==> flow/design.v <==
module HW3_FPMUL_754SP(Clk, Rst, St, FPmplier, FPmcand, Done, Ovf, Unf, FPproduct);
	input Clk, Rst, St;
	input [31:0] FPmplier, FPmcand;
	output reg [31:0] FPproduct;
	output reg Ovf, Unf, Done;
	wire [47:0] mult_out;
	wire [8:0] expo_out;		 
	reg [22:0] F;
	reg [8:0] E, E_biased;
	reg S;
	reg [1:0] state;
	assign mult_out = ({1'b1, FPmplier[22:0]}) * ({1'b1, FPmcand[22:0]});
	assign expo_out = (FPmplier[30:23] - 8'd127) + (FPmcand[30:23] - 8'd127);
	always @ (posedge Clk)	begin
		Done <= 1'b0;
		Ovf <= 1'b0;
		Unf <= 1'b0;
		if(Rst == 1'b1) begin
			state <= 2'b00;
		end
		else
		case(state)
			0: begin
				if(St == 1'b0)
					state <= 2'b00;
				else
					state <= 2'b01;
			end
			1: begin
				state <= 2'b10;
				S <= FPmplier[31] ^ FPmcand[31];
				if(FPmplier == 32'b0 || FPmcand == 32'b0) begin
					E <= 9'b0;
					E_biased <= 9'b0;
					F <= mult_out[45:23];
				end
				else if(mult_out[47] == 1'b1) begin
					E <= expo_out + 9'b1;
					E_biased <= expo_out + 9'd128;
					F <= mult_out[46:24];
				end
				else begin
					E <= expo_out;
					E_biased <= expo_out + 9'd127;
					F <= mult_out[45:23];
				end
			end
			2: begin
				state <= 2'b0;
				Done <= 1'b1;
				if(E_biased > 8'b11111110)
					Ovf <= 1'b1;
				if(E_biased < 8'b00000001)
					Unf <= 1'b1;
				FPproduct <= {S, E_biased[7:0], F};
			end
			default: begin
				if(St == 1'b0)
					state <= 2'b00;
				else
					state <= 2'b01;
			end
		endcase
	end
endmodule
From RTL to reports: HW3_FPMUL_754SP
Module HW3_FPMUL_754SP before and after one edit of its RTL, step after step.
"before" refers to lines of the RTL above, "after" to lines of the edited file.
"change": "after" minus "before" as printed here. "relative change": 100 x difference / "before".
Operators: Yosys type, input widths -> output width; for muxes data width and select width s.
Cell names lack the library's common part.
The mark - stands for no value.
Design
  top module: HW3_FPMUL_754SP
  clock port: Clk
  standard-cell library: sky130hd
  timing corner: tt_025C_1v80

The edit
The edit as a unified diff against the file above.
The edited RTL no longer does the same as the RTL above: the edit was made by script, with no optimisation intended.
begin of diff
@@ -51,5 +51,4 @@
 				if(E_biased > 8'b11111110)
 					Ovf <= 1'b1;
-				if(E_biased < 8'b00000001)
 					Unf <= 1'b1;
 				FPproduct <= {S, E_biased[7:0], F};
end of diff

Elaborated design
Yosys after proc, flatten, opt, wreduce and memory -nomap, before mapping. Enables and synchronous resets that opt folds into registers are not counted as muxes. Memory bits, and registers merged into a memory's read port (data or address), are not among the register bits. Print and check cells are not counted. Equal cells are merged and count once.
Storage and ports
  bits in registers: before 70, after 69, change -1, relative change -1.43%
  input bits: before 67, after 67, change 0, relative change 0.00%
  output and inout bits: before 35, after 35, change 0, relative change 0.00%
  cells after elaboration: before 35, after 32, change -3, relative change -8.57%
Operators by class
  add/subtract/negate cells: before 5, after 5, change 0, relative change 0.00%
  $mul: before 1, after 1, change 0, relative change 0.00%
  magnitude comparators: before 2, after 1, change -1, relative change -50.00%
  eq/ne operators: before 2, after 2, change 0, relative change 0.00%
  muxes and demuxes: before 8, after 7, change -1, relative change -12.50%
  bitwise logic cells: before 3, after 3, change 0, relative change 0.00%
  reductions and logical operators: before 6, after 6, change 0, relative change 0.00%
Operator list
  $mux 1: before 4, after 3, change -1, relative change -25.00%
  $lt 9x1->1 const B: before 1, after 0, change -1, relative change -100.00%
Operator kinds equal on both sides are left out: 17.

Longest topological paths
Yosys ltp: most cells in a row. Word level: on the elaborated netlist, between registers, memories and ports. Mapped: between sequential cells and ports; inverters and the memories' decode and read muxes count.
Logic depth
  depth after elaboration: before 4, after 4, change 0, relative change 0.00%
  ABC_AREA: before 0, after 0
  depth in mapped cells: before 27, after 28, change +1, relative change +3.70%

Mapped cells and area
Yosys stat after the flow's synthesis: flattened, memories mapped to cells. It holds for the ABC_AREA given above (unset counts as 0); a run with the other value may have another netlist.
Cells by type
  mux2_2: before 14, after 0, change -14, relative change -100.00%
  o21ai_1: before 2, after 14, change +12, relative change +600.00%
  nand3_1: before 22, after 13, change -9, relative change -40.91%
  nand4_1: before 13, after 21, change +8, relative change +61.54%
  nor3_1: before 11, after 3, change -8, relative change -72.73%
  a31oi_1: before 9, after 2, change -7, relative change -77.78%
  a21oi_1: before 48, after 54, change +6, relative change +12.50%
  nor4_1: before 24, after 19, change -5, relative change -20.83%
  mux2_1: before 0, after 5, change +5
  clkbuf_1: before 90, after 94, change +4, relative change +4.44%
  and3_1: before 7, after 3, change -4, relative change -57.14%
  mux2i_1: before 5, after 9, change +4, relative change +80.00%
  and4_1: before 1, after 5, change +4, relative change +400.00%
  inv_1: before 600, after 603, change +3, relative change +0.50%
  o21bai_1: before 8, after 5, change -3, relative change -37.50%
  o31ai_1: before 5, after 2, change -3, relative change -60.00%
  a21boi_0: before 4, after 1, change -3, relative change -75.00%
  nand2b_1: before 4, after 1, change -3, relative change -75.00%
Cell types equal on both sides are left out: 15.
Not every row of either side is listed.
Synthesis totals
  mapped cells: before 2355, after 2331, change -24, relative change -1.02%
  chip area (Yosys) (um2): before 21753.4, after 21508.1, change -245.3, relative change -1.13%
  mapped flip-flops: before 71, after 70, change -1, relative change -1.41%
  buffer cells: before 103, after 105, change +2, relative change +1.94%

Timing after synthesis
OpenSTA on the mapped netlist: ideal clock, no wires. The path of least setup slack (recovery checks aside). Input and output delay are each 20% of the period. Register names are those of the netlist, which keeps one name where synthesis merged equal registers.
Timing path post-synthesis
  kind: before input-to-reg, after input-to-reg
  start: before in FPmcand[12], after in FPmcand[12]
  end: before reg F[18], after reg F[4]
  period (ps): before 8600, after 8600, change 0, relative change 0.00%
  input delay (ps): before 1720, after 1720, change 0, relative change 0.00%
  launch time at the first pin (ps): before 1720, after 1720, change 0, relative change 0.00%
  data arrival time (ps): before 8027, after 8043, change +16, relative change +0.20%
  required time (ps): before 8340, after 8344, change +4, relative change +0.05%
  path slack (ps): before 313, after 302, change -11
  delay of the path (ps): before 6567, after 6579, change +12, relative change +0.18%
  stages: before 26, after 26, change 0, relative change 0.00%
  path buffers: before 1, after 3, change +2, relative change +200.00%
  synthesis period reached (ps): before 8287, after 8298, change +11, relative change +0.13%
"delay of the path" = arrival - input delay + setup time.
"stages" counts driving pins, that of a launching flip-flop among them; a cell with two outputs on the path counts twice.
"synthesis period reached" = period - worst setup slack (recovery checks aside). The figure is calculated, with input and output delays left at 20% of the set period.
Between the ends stands the longest chain of elaborated cells between them, by number of cells; it is not shown to be the way that was timed. Of several equally long chains one is given.
A line is the first line of the expression or statement that the cell stems from. Yosys adds cells for indexed reads and writes and turns some case tables into memories.
At most two assigning lines are given for a register; there are more.
On the way, post-synthesis, before
  cell sequence: clkbuf_1 > inv_1 > nor2_1 > fa_1 > inv_1 > fa_1 > inv_1 > fa_1 > inv_1 > fa_1 > inv_1 > fa_1 > fa_1 > inv_1 > fa_1 > inv_1 > ha_1 > a21oi_1 > o21ai_0 > and2_1 > o311a_1 > a2111oi_1 > o31ai_1 > a21o_1 > xor2_1 > mux2_2
  cells in the longest elaborated chain: 3
Ends and longest elaborated chain, post-synthesis, before
  from (decl): RTL line 3  | input [31:0] FPmplier, FPmcand;
  $mul 24x24->48: RTL line 12  | assign mult_out = ({1'b1, FPmplier[22:0]}) * ({1'b1, FPmcand[22:0]});
  $mux 23: RTL line 37  | else if(mult_out[47] == 1'b1) begin
  $mux 23: RTL line 32  | if(FPmplier == 32'b0 || FPmcand == 32'b0) begin
  to (assign): RTL line 35  | F <= mult_out[45:23];
  to (assign): RTL line 40  | F <= mult_out[46:24];
  to (decl): RTL line 8  | reg [22:0] F;
On the way, post-synthesis, after
  cell sequence: clkbuf_1 > clkbuf_1 > nand2_1 > fa_1 > inv_1 > fa_1 > inv_1 > fa_1 > inv_1 > fa_1 > fa_1 > fa_1 > inv_1 > fa_1 > inv_1 > ha_1 > clkbuf_1 > nand3_1 > nand2_1 > a211oi_1 > nand4_2 > nand3_2 > a31o_4 > a21o_1 > or3b_2 > and4_1
  cells in the longest elaborated chain: 3
Ends and longest elaborated chain, post-synthesis, after
  from (decl): RTL line 3  | input [31:0] FPmplier, FPmcand;
  $mul 24x24->48: RTL line 12  | assign mult_out = ({1'b1, FPmplier[22:0]}) * ({1'b1, FPmcand[22:0]});
  $mux 23: RTL line 37  | else if(mult_out[47] == 1'b1) begin
  $mux 23: RTL line 32  | if(FPmplier == 32'b0 || FPmcand == 32'b0) begin
  to (assign): RTL line 35  | F <= mult_out[45:23];
  to (assign): RTL line 40  | F <= mult_out[46:24];
  to (decl): RTL line 8  | reg [22:0] F;

Worst path after layout
Path of least setup slack in the final report of each run of set A (OpenROAD, finished layout, wires in). Where an end is a register, its clock arrival counts in the times.
The report prints the path's times to 10 ps; the period is as set.
Timing path post-layout
  kind: before input-to-reg, after input-to-reg
  start: before in FPmcand[16], after in FPmplier[12]
  end: before reg F[18], after reg F[4]
  period (ps): before 8510, after 8510, change 0, relative change 0.00%
  input delay (ps): before 1700, after 1700, change 0, relative change 0.00%
  launch time at the first pin (ps): before 1700, after 1700, change 0, relative change 0.00%
  data arrival time (ps): before 8420, after 8420, change 0, relative change 0.00%
  required time (ps): before 8580, after 8590, change +10, relative change +0.12%
  path slack (ps): before 160, after 170, change +10
  stages: before 26, after 27, change +1, relative change +3.85%
  path buffers: before 5, after 5, change 0, relative change 0.00%
Between the ends stands the longest chain of elaborated cells between them, by number of cells; it is not shown to be the way that was timed. Of several equally long chains one is given.
At most two assigning lines are given for a register; there are more.
On the way, post-layout, before
  cell sequence: dlygate4sd2_1 > buf_4 > buf_12 > nand2_1 > fa_1 > inv_1 > fa_1 > fa_1 > fa_1 > fa_1 > fa_1 > inv_1 > fa_1 > inv_1 > ha_4 > a21o_1 > a21o_1 > a21oi_2 > o211ai_1 > buf_4 > a2111oi_4 > o31ai_2 > buf_4 > a21o_1 > xor2_1 > mux2_2
  cells in the longest elaborated chain: 3
Ends and longest elaborated chain, post-layout, before
  from (decl): RTL line 3  | input [31:0] FPmplier, FPmcand;
  $mul 24x24->48: RTL line 12  | assign mult_out = ({1'b1, FPmplier[22:0]}) * ({1'b1, FPmcand[22:0]});
  $mux 23: RTL line 37  | else if(mult_out[47] == 1'b1) begin
  $mux 23: RTL line 32  | if(FPmplier == 32'b0 || FPmcand == 32'b0) begin
  to (assign): RTL line 35  | F <= mult_out[45:23];
  to (assign): RTL line 40  | F <= mult_out[46:24];
  to (decl): RTL line 8  | reg [22:0] F;
On the way, post-layout, after
  cell sequence: dlygate4sd2_1 > buf_12 > buf_4 > and2_1 > fa_1 > inv_1 > fa_1 > inv_1 > fa_1 > fa_1 > fa_1 > fa_1 > inv_1 > fa_1 > inv_1 > ha_1 > buf_4 > nand2_1 > buf_4 > nor2_1 > nor2_1 > o21ai_2 > nand3_4 > a31o_4 > a21o_4 > or4_1 > and4_1
  cells in the longest elaborated chain: 3
Ends and longest elaborated chain, post-layout, after
  from (decl): RTL line 3  | input [31:0] FPmplier, FPmcand;
  $mul 24x24->48: RTL line 12  | assign mult_out = ({1'b1, FPmplier[22:0]}) * ({1'b1, FPmcand[22:0]});
  $mux 23: RTL line 37  | else if(mult_out[47] == 1'b1) begin
  $mux 23: RTL line 32  | if(FPmplier == 32'b0 || FPmcand == 32'b0) begin
  to (assign): RTL line 35  | F <= mult_out[45:23];
  to (assign): RTL line 40  | F <= mult_out[46:24];
  to (decl): RTL line 8  | reg [22:0] F;

Flow runs
Runs of the flow (Yosys, OpenROAD) on both versions; the two runs of a pair have the same settings. The constraints put input and output delay at 20% of the set period each and load the outputs with 0.01 pF.
Flow settings, set A
  period_ns: 8.51
  CAP_MARGIN: 20
  CORE_MARGIN: 2
  CORE_UTILIZATION: 40
  SLEW_MARGIN: 20
Final reports, set A
  cell area after synthesis (um2): before 21753.4, after 21508.1, change -245.3, relative change -1.13%
  full die area (um2): before 56263.8, after 55641.7, change -622.1, relative change -1.11%
  standard-cell area after layout (um2): before 27491.4, after 27138.5, change -352.9, relative change -1.28%
  setup slack of the critical path (ps): before 157, after 174, change +17
  summed negative setup slack (ps): before 0, after 0, change 0
  worst-case hold slack (ps): before 416, after 416, change 0
  achieved clock period (ps): before 8353, after 8336, change -17, relative change -0.20%
Flow settings, set B
  ABC_AREA: 1
  CAP_MARGIN: 0
  CELL_PAD_IN_SITES_DETAIL_PLACEMENT: 0
  CORE_UTILIZATION: 69
  CTS_CLUSTER_DIAMETER: 285
  CTS_CLUSTER_SIZE: 58
  MAX_ROUTING_LAYER: met5
  PLACE_DENSITY_LB_ADDON: 0.09
  SLEW_MARGIN: 15
  TNS_END_PERCENT: 20
  period_ns: 12.4
  CORE_MARGIN: 2
Final reports, set B
  cell area after synthesis (um2): before 23406.2, after 23423.7, change +17.5, relative change +0.07%
  full die area (um2): before 35411.7, after 35438.1, change +26.4, relative change +0.07%
  standard-cell area after layout (um2): before 25141.6, after 25191.7, change +50.1, relative change +0.20%
  setup slack of the critical path (ps): before 2434, after 2291, change -143
  summed negative setup slack (ps): before 0, after 0, change 0
  worst-case hold slack (ps): before 411, after 415, change +4
  achieved clock period (ps): before 9966, after 10109, change +143, relative change +1.43%
By "achieved clock period" is meant the clock period of the run minus its worst setup slack. This is arithmetic on one report: input and output delays are still those of the set period (20% each).
